==> flow/design.v <==
module APB_INT_Count#(
    parameter DATA_WIDTH = 32,
    parameter ADDR_WIDTH = 16
) 
(
    input  wire                     PCLK,         
    input  wire                     PRESETn,      
    input  wire                     PSEL,         
    input  wire                     PENABLE,      
    input  wire                     PWRITE,       
    input  wire [ADDR_WIDTH-1:0]    PADDR,        
    input  wire [DATA_WIDTH-1:0]    PWDATA,       
    output reg  [DATA_WIDTH-1:0]    PRDATA,       
    output reg                      PREADY,       
    output reg                      PSLVERR,      
    output  wire                    linux_irq,    
    output  wire                    lim_irq,      
    output  wire                    itim_irq,     
    input  wire                     linux_ack,    
    input  wire                     lim_ack,      
    input  wire                     itim_ack      
);
    reg [DATA_WIDTH-1:0] control_regs[0:3];           
    reg [DATA_WIDTH-1:0] linux_count[0:9];            
    reg [DATA_WIDTH-1:0] lim_count[0:9];              
    reg [DATA_WIDTH-1:0] itim_count[0:9];             
    reg invalid_access;   
    always @(posedge PCLK) begin
        if (!PRESETn) begin
            integer x;
            for (x = 0; x < 10; x = x + 1) begin
                linux_count[x] <= {DATA_WIDTH{1'b0}};
            end
        end else if (PSEL && PENABLE && PWRITE && (PADDR == 16'h0010)) begin
            linux_count[0] <= PWDATA;   
        end else if (linux_irq) begin
            linux_count[0] <= linux_count[0] + 1;
        end else if (linux_ack) begin
            integer j;
            for (j = 9; j > 0; j = j - 1) begin
                linux_count[j] <= linux_count[j-1];
            end
            linux_count[0] <= 0;
        end
    end
    always @(posedge PCLK) begin
        if (!PRESETn) begin
            integer y;
            for (y = 0; y < 10; y = y + 1) begin
                lim_count[y] <= {DATA_WIDTH{1'b0}};
            end
        end else if (PSEL && PENABLE && PWRITE && (PADDR == 16'h0040)) begin
            lim_count[0] <= PWDATA;   
        end else if (lim_irq) begin
            lim_count [0] <= lim_count[0] + 1;
        end else if (lim_ack) begin
            integer k;
            for (k = 9; k > 0; k = k - 1) begin 
                lim_count[k] <= lim_count[k-1];
            end
            lim_count[0] <= 0;
        end
    end
    always @(posedge PCLK) begin
        if (!PRESETn) begin
            integer z;
            for (z = 0; z < 10; z = z + 1) begin
                itim_count[z] <= {DATA_WIDTH{1'b0}};
            end
        end else if (PSEL && PENABLE && PWRITE && (PADDR == 16'h0080)) begin
            itim_count[0] <= PWDATA;   
        end else if (itim_irq) begin
            itim_count [0] <= itim_count[0] + 1;
        end else if (itim_ack) begin
            integer l;
            for (l = 9; l > 0; l = l - 1) begin
                itim_count[l] <= itim_count[l-1];
            end
            itim_count[0] <= 0;
        end
    end 
    localparam [31:0] VERSION = 32'h0000_0001;  
    assign linux_irq = control_regs[1][0];
    assign lim_irq = control_regs[2][0];
    assign itim_irq = control_regs[3][0];
    always @(posedge PCLK or negedge PRESETn) begin
        if (!PRESETn) begin
            integer i;
            for (i = 1; i < 4; i = i + 1) control_regs[i] <= {DATA_WIDTH{1'b0}};
            PREADY <= 1'b0;
            PRDATA <= {DATA_WIDTH{1'b0}};
            PSLVERR <= 1'b0;
            invalid_access <= 1'b0;
        end else begin
            PREADY <= 1'b1;
            PSLVERR <= 1'b0;
            if (linux_ack) begin
                control_regs[1][0] <= 0;
            end
            if (lim_ack) begin
                control_regs[2][0] <= 0;
            end            
            if (itim_ack) begin
                control_regs[3][0] <= 0;
            end
            invalid_access <= 1'b0;
            if (PSEL && PENABLE) begin
                if (PWRITE) begin  
                    case (PADDR)
                        16'h0000, 16'h0004, 16'h0008, 16'h000C:
                            control_regs[(PADDR >> 2)] <= PWDATA;
                        16'h0010, 16'h0040, 16'h0080: ;  
                        default: begin
                            invalid_access <= 1'b1;   
                        end
                    endcase
                end else begin
                    case (PADDR)
                        16'h0000: PRDATA <= VERSION;
                        16'h0004, 16'h0008, 16'h000C: PRDATA <= control_regs[(PADDR >> 2)];
                        16'h0010: PRDATA <= linux_count[0];
                        16'h0014: PRDATA <= linux_count[1];
                        16'h0018: PRDATA <= linux_count[2];
                        16'h001C: PRDATA <= linux_count[3];
                        16'h0020: PRDATA <= linux_count[4];
                        16'h0024: PRDATA <= linux_count[5];
                        16'h0028: PRDATA <= linux_count[6];
                        16'h002C: PRDATA <= linux_count[7];
                        16'h0030: PRDATA <= linux_count[8];
                        16'h0034: PRDATA <= linux_count[9];
                        16'h0040: PRDATA <= lim_count[0];
                        16'h0044: PRDATA <= lim_count[1];
                        16'h0048: PRDATA <= lim_count[2];
                        16'h004C: PRDATA <= lim_count[3];
                        16'h0050: PRDATA <= lim_count[4];
                        16'h0054: PRDATA <= lim_count[5];
                        16'h0058: PRDATA <= lim_count[6];
                        16'h005C: PRDATA <= lim_count[7];
                        16'h0060: PRDATA <= lim_count[8];
                        16'h0064: PRDATA <= lim_count[9];
                        16'h0080: PRDATA <= itim_count[0];
                        16'h0084: PRDATA <= itim_count[1];
                        16'h0088: PRDATA <= itim_count[2];
                        16'h008C: PRDATA <= itim_count[3];
                        16'h0090: PRDATA <= itim_count[4];
                        16'h0094: PRDATA <= itim_count[5];
                        16'h0098: PRDATA <= itim_count[6];
                        16'h009C: PRDATA <= itim_count[7];
                        16'h00A0: PRDATA <= itim_count[8];
                        16'h00A4: PRDATA <= itim_count[9];
                        default: begin
                            PRDATA <= {DATA_WIDTH{1'b0}};   
                            invalid_access <= 1'b1;         
                        end
                    endcase
                end 
                if (invalid_access) begin
                    PSLVERR <= 1'b1;
                    PREADY <= 1'b0;   
                end else begin
                    PSLVERR <= 1'b0;
                    PREADY <= 1'b1;   
                end
            end else begin
                    PREADY <= 1'b0;   
            end
        end
    end
endmodule
Memo
Re: synthesis data of APB_INT_Count

Step by step through the tools: APB_INT_Count
Each step is given for the RTL above and for the edited RTL.
Lines under "before" count in the file above, lines under "after" in the edited file.
"diff" is "after" less "before", of the values as shown.
{"block": "setup", "top": "APB_INT_Count", "clock_port": "PCLK", "lib": "sky130hd", "pvt_corner": "tt_025C_1v80"}

The edit
The edit as a unified diff against the file above.
The edited RTL no longer does the same as the RTL above: the edit was made by script, with no optimisation intended.
begin of diff
@@ -71,5 +71,5 @@
             itim_count[0] <= PWDATA;   
         end else if (itim_irq) begin
-            itim_count [0] <= itim_count[0] + 1;
+            itim_count [0] <= itim_count[0] ^ 1;
         end else if (itim_ack) begin
             integer l;
end of diff

Elaborated design
Source: Yosys, flattened and elaborated. Widths are those after wreduce. Registers that Yosys merges into a memory's read port (data or address) are not register bits. Print and check cells do not count. Equal cells are merged and count once.
{"block": "bits", "element": "ff_bits", "before": 1123, "after": 1123, "diff": 0}
{"block": "bits", "element": "in_bits", "before": 56, "after": 56, "diff": 0}
{"block": "bits", "element": "out_inout_bits", "before": 37, "after": 37, "diff": 0}
{"block": "bits", "element": "elab_cells", "before": 143, "after": 147, "diff": 4}
{"block": "op_classes", "element": "n_addsub", "before": 3, "after": 2, "diff": -1}
{"block": "op_classes", "element": "n_eq", "before": 36, "after": 37, "diff": 1}
{"block": "op_classes", "element": "muxes", "before": 34, "after": 34, "diff": 0}
{"block": "op_classes", "element": "n_logic", "before": 7, "after": 8, "diff": 1}
{"block": "op_classes", "element": "reduce_and_logical", "before": 22, "after": 24, "diff": 2}
{"block": "ops", "op": "1-bit NOT", "before": 7, "after": 8, "diff": 1}
{"block": "ops", "op": "32-bit by 1-bit adder with 32-bit output (second input constant)", "before": 3, "after": 2, "diff": -1}
{"block": "ops", "op": "2-bit AND reduction", "before": 1, "after": 2, "diff": 1}
{"block": "ops", "op": "2-bit by 1-bit != test with 1-bit output (second input constant)", "before": 0, "after": 1, "diff": 1}
{"block": "ops", "op": "2-bit nonzero test", "before": 0, "after": 1, "diff": 1}
Unchanged operator kinds not shown: 23.

Depth
Yosys ltp: most cells in a row. Word level: on the elaborated netlist, between registers, memories and ports. Mapped: between sequential cells and ports; inverters and the memories' decode and read muxes count.
{"block": "logic_depth", "element": "ltp_word", "before": 5, "after": 5, "diff": 0}
{"block": "logic_depth", "element": "abc_area", "before": "0", "after": "0"}
{"block": "logic_depth", "element": "depth_mapped", "before": 12, "after": 11, "diff": -1}
{"block": "logic_depth", "element": "depth_no_buf", "before": 8, "after": 8, "diff": 0}

Mapped cells and area
Source: synth_stat.txt of the flow (Yosys; design flattened, memories mapped). It holds for the ABC_AREA given above (unset counts as 0); a run with the other value may have another netlist.
{"block": "types", "cell_type": "sky130_fd_sc_hd__a21oi_1", "before": 974, "after": 68, "diff": -906}
{"block": "types", "cell_type": "sky130_fd_sc_hd__a21boi_1", "before": 0, "after": 455, "diff": 455}
{"block": "types", "cell_type": "sky130_fd_sc_hd__a21boi_0", "before": 3, "after": 418, "diff": 415}
{"block": "types", "cell_type": "sky130_fd_sc_hd__nand2_1", "before": 1948, "after": 1840, "diff": -108}
{"block": "types", "cell_type": "sky130_fd_sc_hd__a22oi_1", "before": 244, "after": 289, "diff": 45}
{"block": "types", "cell_type": "sky130_fd_sc_hd__nor2b_1", "before": 3, "after": 37, "diff": 34}
{"block": "types", "cell_type": "sky130_fd_sc_hd__mux2i_1", "before": 36, "after": 3, "diff": -33}
{"block": "types", "cell_type": "sky130_fd_sc_hd__nor2_1", "before": 110, "after": 80, "diff": -30}
{"block": "types", "cell_type": "sky130_fd_sc_hd__a221oi_1", "before": 74, "after": 104, "diff": 30}
{"block": "types", "cell_type": "sky130_fd_sc_hd__mux2_2", "before": 95, "after": 124, "diff": 29}
{"block": "types", "cell_type": "sky130_fd_sc_hd__nand3_1", "before": 95, "after": 66, "diff": -29}
{"block": "types", "cell_type": "sky130_fd_sc_hd__nor4_1", "before": 45, "after": 17, "diff": -28}
{"block": "types", "cell_type": "sky130_fd_sc_hd__o21ai_0", "before": 119, "after": 92, "diff": -27}
{"block": "types", "cell_type": "sky130_fd_sc_hd__a211oi_1", "before": 29, "after": 2, "diff": -27}
{"block": "types", "cell_type": "sky130_fd_sc_hd__o211a_1", "before": 4, "after": 23, "diff": 19}
{"block": "types", "cell_type": "sky130_fd_sc_hd__nand4_1", "before": 60, "after": 75, "diff": 15}
{"block": "types", "cell_type": "sky130_fd_sc_hd__a22o_1", "before": 82, "after": 96, "diff": 14}
{"block": "types", "cell_type": "sky130_fd_sc_hd__a222oi_1", "before": 44, "after": 31, "diff": -13}
Unchanged cell types not shown: 9.
The list need not be complete.
{"block": "synth_totals", "element": "cells", "before": 5902, "after": 5652, "diff": -250}
{"block": "synth_totals", "element": "mapped_area_um2", "before": 47220.3, "after": 48380.2, "diff": 1159.9}
{"block": "synth_totals", "element": "seqArea_um2", "before": 22496.6, "after": 22496.6, "diff": 0.0}
{"block": "synth_totals", "element": "flip_flops", "before": 1091, "after": 1091, "diff": 0}
{"block": "synth_totals", "element": "n_buf", "before": 500, "after": 485, "diff": -15}

Path before layout
Path of least setup slack by OpenSTA after synthesis, without wires, with an ideal clock, recovery checks aside; 20% of the period is set as input and as output delay. Where synthesis merged equal registers, the netlist keeps one of their names.
{"block": "synth_timing", "element": "path_kind", "before": "input-to-reg", "after": "input-to-reg"}
{"block": "synth_timing", "element": "from", "before": "input port PADDR[0]", "after": "input port PADDR[9]"}
{"block": "synth_timing", "element": "to", "before": "register itim_count[8][10]", "after": "register itim_count[5][10]"}
{"block": "synth_timing", "element": "tclk_ns", "before": 10.0, "after": 10.0, "diff": 0.0}
{"block": "synth_timing", "element": "in_delay_ns", "before": 2.000, "after": 2.000, "diff": 0.000}
{"block": "synth_timing", "element": "setup_time_ns", "before": 0.132, "after": 0.116, "diff": -0.016}
{"block": "synth_timing", "element": "t_first_pin_ns", "before": 2.000, "after": 2.000, "diff": 0.000}
{"block": "synth_timing", "element": "arrival_ns", "before": 4.212, "after": 4.133, "diff": -0.079}
{"block": "synth_timing", "element": "required_time_ns", "before": 9.868, "after": 9.884, "diff": 0.016}
{"block": "synth_timing", "element": "slack_ns", "before": 5.656, "after": 5.751, "diff": 0.095}
{"block": "synth_timing", "element": "delay_ns", "before": 2.344, "after": 2.249, "diff": -0.095}
{"block": "synth_timing", "element": "path_stages", "before": 11, "after": 11, "diff": 0}
{"block": "synth_timing", "element": "path_buffers", "before": 5, "after": 5, "diff": 0}
{"block": "synth_timing", "element": "period_less_setup_slack_ns", "before": 4.344, "after": 4.249, "diff": -0.095}
"delay_ns" is the arrival time less input delay plus setup time.
"path_stages" counts driving pins, that of a launching flip-flop among them; a cell with two outputs on the path counts twice.
"period_less_setup_slack_ns" is the clock period less the worst setup slack; recovery checks do not enter. This is arithmetic on one report: input and output delays are still those of the set period (20% each).
Between the ends stands the longest chain of elaborated cells between them, by number of cells; it is not shown to be the way that was timed. Of several equally long chains one is given.
A line is the first line of the expression or statement that the cell stems from. Yosys adds cells for indexed reads and writes and turns some case tables into memories.
{"block": "synth_between_before", "path_cell_list": "sky130_fd_sc_hd__clkbuf_1 -> sky130_fd_sc_hd__or4_1 -> sky130_fd_sc_hd__buf_2 -> sky130_fd_sc_hd__or3_1 -> sky130_fd_sc_hd__buf_2 -> sky130_fd_sc_hd__nor3_4 -> sky130_fd_sc_hd__nor2_2 -> sky130_fd_sc_hd__buf_2 -> sky130_fd_sc_hd__buf_2 -> sky130_fd_sc_hd__nand2_1 -> sky130_fd_sc_hd__a21oi_1", "elab_chain_cells": 4, "cone_cells": 4, "classes_between": "eq/ne: 1; logic: 1; reduce/logical: 2"}
{"block": "synth_lines_before", "element": "start, declared", "line": 11, "source": "input  wire [ADDR_WIDTH-1:0]    PADDR,"}
{"block": "synth_lines_before", "element": "16-bit by 8-bit == test with 1-bit output", "line": 70, "source": "end else if (PSEL && PENABLE && PWRITE && (PADDR == 16'h0080)) begin"}
{"block": "synth_lines_before", "element": "1-bit logical AND", "line": 70}
{"block": "synth_lines_before", "element": "1-bit NOT"}
{"block": "synth_lines_before", "element": "3-bit AND reduction"}
{"block": "synth_lines_before", "element": "end, assigned", "line": 68, "source": "itim_count[z] <= {DATA_WIDTH{1'b0}};"}
{"block": "synth_lines_before", "element": "end, assigned", "line": 77, "source": "itim_count[l] <= itim_count[l-1];"}
{"block": "synth_lines_before", "element": "end, declared", "line": 26, "source": "reg [DATA_WIDTH-1:0] itim_count[0:9];"}
{"block": "synth_between_after", "path_cell_list": "sky130_fd_sc_hd__or4_1 -> sky130_fd_sc_hd__buf_4 -> sky130_fd_sc_hd__buf_4 -> sky130_fd_sc_hd__nor4_4 -> sky130_fd_sc_hd__nand2_2 -> sky130_fd_sc_hd__and2_1 -> sky130_fd_sc_hd__buf_6 -> sky130_fd_sc_hd__buf_2 -> sky130_fd_sc_hd__buf_2 -> sky130_fd_sc_hd__nand2_1 -> sky130_fd_sc_hd__a21boi_1", "elab_chain_cells": 4, "cone_cells": 4, "classes_between": "eq/ne: 1; logic: 1; reduce/logical: 2"}
{"block": "synth_lines_after", "element": "start, declared", "line": 11, "source": "input  wire [ADDR_WIDTH-1:0]    PADDR,"}
{"block": "synth_lines_after", "element": "16-bit by 8-bit == test with 1-bit output", "line": 70, "source": "end else if (PSEL && PENABLE && PWRITE && (PADDR == 16'h0080)) begin"}
{"block": "synth_lines_after", "element": "1-bit logical AND", "line": 70}
{"block": "synth_lines_after", "element": "1-bit NOT"}
{"block": "synth_lines_after", "element": "3-bit AND reduction"}
{"block": "synth_lines_after", "element": "end, assigned", "line": 68, "source": "itim_count[z] <= {DATA_WIDTH{1'b0}};"}
{"block": "synth_lines_after", "element": "end, assigned", "line": 77, "source": "itim_count[l] <= itim_count[l-1];"}
{"block": "synth_lines_after", "element": "end, declared", "line": 26, "source": "reg [DATA_WIDTH-1:0] itim_count[0:9];"}

Path in the finished layout
From the final timing report of each run of set A: the path of least setup slack in the routed layout; clock arrival at registers is part of the times.
{"block": "layout_timing", "element": "path_kind", "before": "input-to-reg", "after": "input-to-reg"}
{"block": "layout_timing", "element": "from", "before": "input port PADDR[5]", "after": "input port PADDR[5]"}
{"block": "layout_timing", "element": "to", "before": "register linux_count[2][26]", "after": "register linux_count[7][19]"}
{"block": "layout_timing", "element": "tclk_ns", "before": 10.0, "after": 10.0, "diff": 0.0}
{"block": "layout_timing", "element": "in_delay_ns", "before": 2.00, "after": 2.00, "diff": 0.00}
{"block": "layout_timing", "element": "setup_time_ns", "before": 0.09, "after": 0.08, "diff": -0.01}
{"block": "layout_timing", "element": "t_first_pin_ns", "before": 2.00, "after": 2.00, "diff": 0.00}
{"block": "layout_timing", "element": "arrival_ns", "before": 7.20, "after": 6.73, "diff": -0.47}
{"block": "layout_timing", "element": "required_time_ns", "before": 10.60, "after": 10.63, "diff": 0.03}
{"block": "layout_timing", "element": "slack_ns", "before": 3.41, "after": 3.90, "diff": 0.49}
{"block": "layout_timing", "element": "path_stages", "before": 10, "after": 10, "diff": 0}
{"block": "layout_timing", "element": "path_buffers", "before": 4, "after": 4, "diff": 0}
Between the ends stands the longest chain of elaborated cells between them, by number of cells; it is not shown to be the way that was timed. Of several equally long chains one is given.
{"block": "layout_between_before", "path_cell_list": "sky130_fd_sc_hd__clkdlybuf4s50_1 -> sky130_fd_sc_hd__or4b_1 -> sky130_fd_sc_hd__nor4_4 -> sky130_fd_sc_hd__nand2_1 -> sky130_fd_sc_hd__buf_4 -> sky130_fd_sc_hd__nand3_4 -> sky130_fd_sc_hd__buf_4 -> sky130_fd_sc_hd__buf_4 -> sky130_fd_sc_hd__nand2_1 -> sky130_fd_sc_hd__a21oi_1", "elab_chain_cells": 4, "cone_cells": 4, "classes_between": "eq/ne: 1; logic: 1; reduce/logical: 2"}
{"block": "layout_lines_before", "element": "start, declared", "line": 11, "source": "input  wire [ADDR_WIDTH-1:0]    PADDR,"}
{"block": "layout_lines_before", "element": "16-bit by 5-bit == test with 1-bit output", "line": 34, "source": "end else if (PSEL && PENABLE && PWRITE && (PADDR == 16'h0010)) begin"}
{"block": "layout_lines_before", "element": "1-bit logical AND", "line": 34}
{"block": "layout_lines_before", "element": "1-bit NOT"}
{"block": "layout_lines_before", "element": "3-bit AND reduction"}
{"block": "layout_lines_before", "element": "end, assigned", "line": 32, "source": "linux_count[x] <= {DATA_WIDTH{1'b0}};"}
{"block": "layout_lines_before", "element": "end, assigned", "line": 41, "source": "linux_count[j] <= linux_count[j-1];"}
{"block": "layout_lines_before", "element": "end, declared", "line": 24, "source": "reg [DATA_WIDTH-1:0] linux_count[0:9];"}
{"block": "layout_between_after", "path_cell_list": "sky130_fd_sc_hd__clkdlybuf4s50_1 -> sky130_fd_sc_hd__or4b_1 -> sky130_fd_sc_hd__nor4_4 -> sky130_fd_sc_hd__buf_4 -> sky130_fd_sc_hd__nand2_2 -> sky130_fd_sc_hd__buf_4 -> sky130_fd_sc_hd__nand3_4 -> sky130_fd_sc_hd__buf_12 -> sky130_fd_sc_hd__nand2_1 -> sky130_fd_sc_hd__a21boi_0", "elab_chain_cells": 4, "cone_cells": 4, "classes_between": "eq/ne: 1; logic: 1; reduce/logical: 2"}
{"block": "layout_lines_after", "element": "start, declared", "line": 11, "source": "input  wire [ADDR_WIDTH-1:0]    PADDR,"}
{"block": "layout_lines_after", "element": "16-bit by 5-bit == test with 1-bit output", "line": 34, "source": "end else if (PSEL && PENABLE && PWRITE && (PADDR == 16'h0010)) begin"}
{"block": "layout_lines_after", "element": "1-bit logical AND", "line": 34}
{"block": "layout_lines_after", "element": "1-bit NOT"}
{"block": "layout_lines_after", "element": "3-bit AND reduction"}
{"block": "layout_lines_after", "element": "end, assigned", "line": 32, "source": "linux_count[x] <= {DATA_WIDTH{1'b0}};"}
{"block": "layout_lines_after", "element": "end, assigned", "line": 41, "source": "linux_count[j] <= linux_count[j-1];"}
{"block": "layout_lines_after", "element": "end, declared", "line": 24, "source": "reg [DATA_WIDTH-1:0] linux_count[0:9];"}

Measured runs
Runs of the flow (Yosys, OpenROAD) on both versions; the two runs of a pair have the same settings. The constraints put input and output delay at 20% of the set period each and load the outputs with 0.01 pF.
{"block": "settings_set_A", "CORE_UTILIZATION": 40, "period_ns": 10.0, "CAP_MARGIN": 20, "CORE_MARGIN": 2, "SLEW_MARGIN": 20}
{"block": "results_set_A", "element": "synthArea_um2", "before": 47220.3, "after": 48380.2, "diff": 1159.9}
{"block": "results_set_A", "element": "final_die_area_um2", "before": 120815.0, "after": 123749.0, "diff": 2934.0}
{"block": "results_set_A", "element": "cell_area_final_um2", "before": 53060.9, "after": 54203.2, "diff": 1142.3}
{"block": "results_set_A", "element": "post_route_util_pct", "before": 45.1, "after": 45.2, "diff": 0.1}
{"block": "results_set_A", "element": "ws_setup_ns", "before": 3.406, "after": 3.900, "diff": 0.494}
{"block": "results_set_A", "element": "tns_ns", "before": 0.000, "after": 0.000, "diff": 0.000}
{"block": "results_set_A", "element": "timing.hold.ws_ns", "before": 0.417, "after": 0.452, "diff": 0.035}
{"block": "results_set_A", "element": "fin_power_mw", "before": 9.037, "after": 9.177, "diff": 0.140}
{"block": "results_set_A", "element": "achieved_clock_period_ns", "before": 6.594, "after": 6.100, "diff": -0.494}
{"block": "settings_set_B", "CAP_MARGIN": 35, "CELL_PAD_IN_SITES_DETAIL_PLACEMENT": 0, "CORE_UTILIZATION": 22, "CTS_CLUSTER_DIAMETER": 248, "GPL_ROUTABILITY_DRIVEN": 0, "MIN_ROUTING_LAYER": "met1", "PLACE_DENSITY": 0.48, "period_ns": 11.9, "CORE_MARGIN": 2, "SLEW_MARGIN": 20}
{"block": "results_set_B", "element": "synthArea_um2", "before": 47220.3, "after": 48380.2, "diff": 1159.9}
{"block": "results_set_B", "element": "final_die_area_um2", "before": 218360.0, "after": 223677.0, "diff": 5317.0}
{"block": "results_set_B", "element": "cell_area_final_um2", "before": 55431.9, "after": 56221.4, "diff": 789.5}
{"block": "results_set_B", "element": "post_route_util_pct", "before": 25.9, "after": 25.7, "diff": -0.2}
{"block": "results_set_B", "element": "ws_setup_ns", "before": 5.495, "after": 5.559, "diff": 0.064}
{"block": "results_set_B", "element": "tns_ns", "before": 0.000, "after": 0.000, "diff": 0.000}
{"block": "results_set_B", "element": "timing.hold.ws_ns", "before": 0.425, "after": 0.433, "diff": 0.008}
{"block": "results_set_B", "element": "fin_power_mw", "before": 7.779, "after": 7.819, "diff": 0.040}
{"block": "results_set_B", "element": "achieved_clock_period_ns", "before": 6.405, "after": 6.341, "diff": -0.064}
By "achieved_clock_period_ns" is meant the clock period of the run minus its worst setup slack. This is arithmetic on one report: input and output delays are still those of the set period (20% each).
By "fin_power_mw" is meant OpenSTA's value without simulated activity: inputs other than the clock are taken to toggle once in ten clock periods, and the tool carries that through the logic.
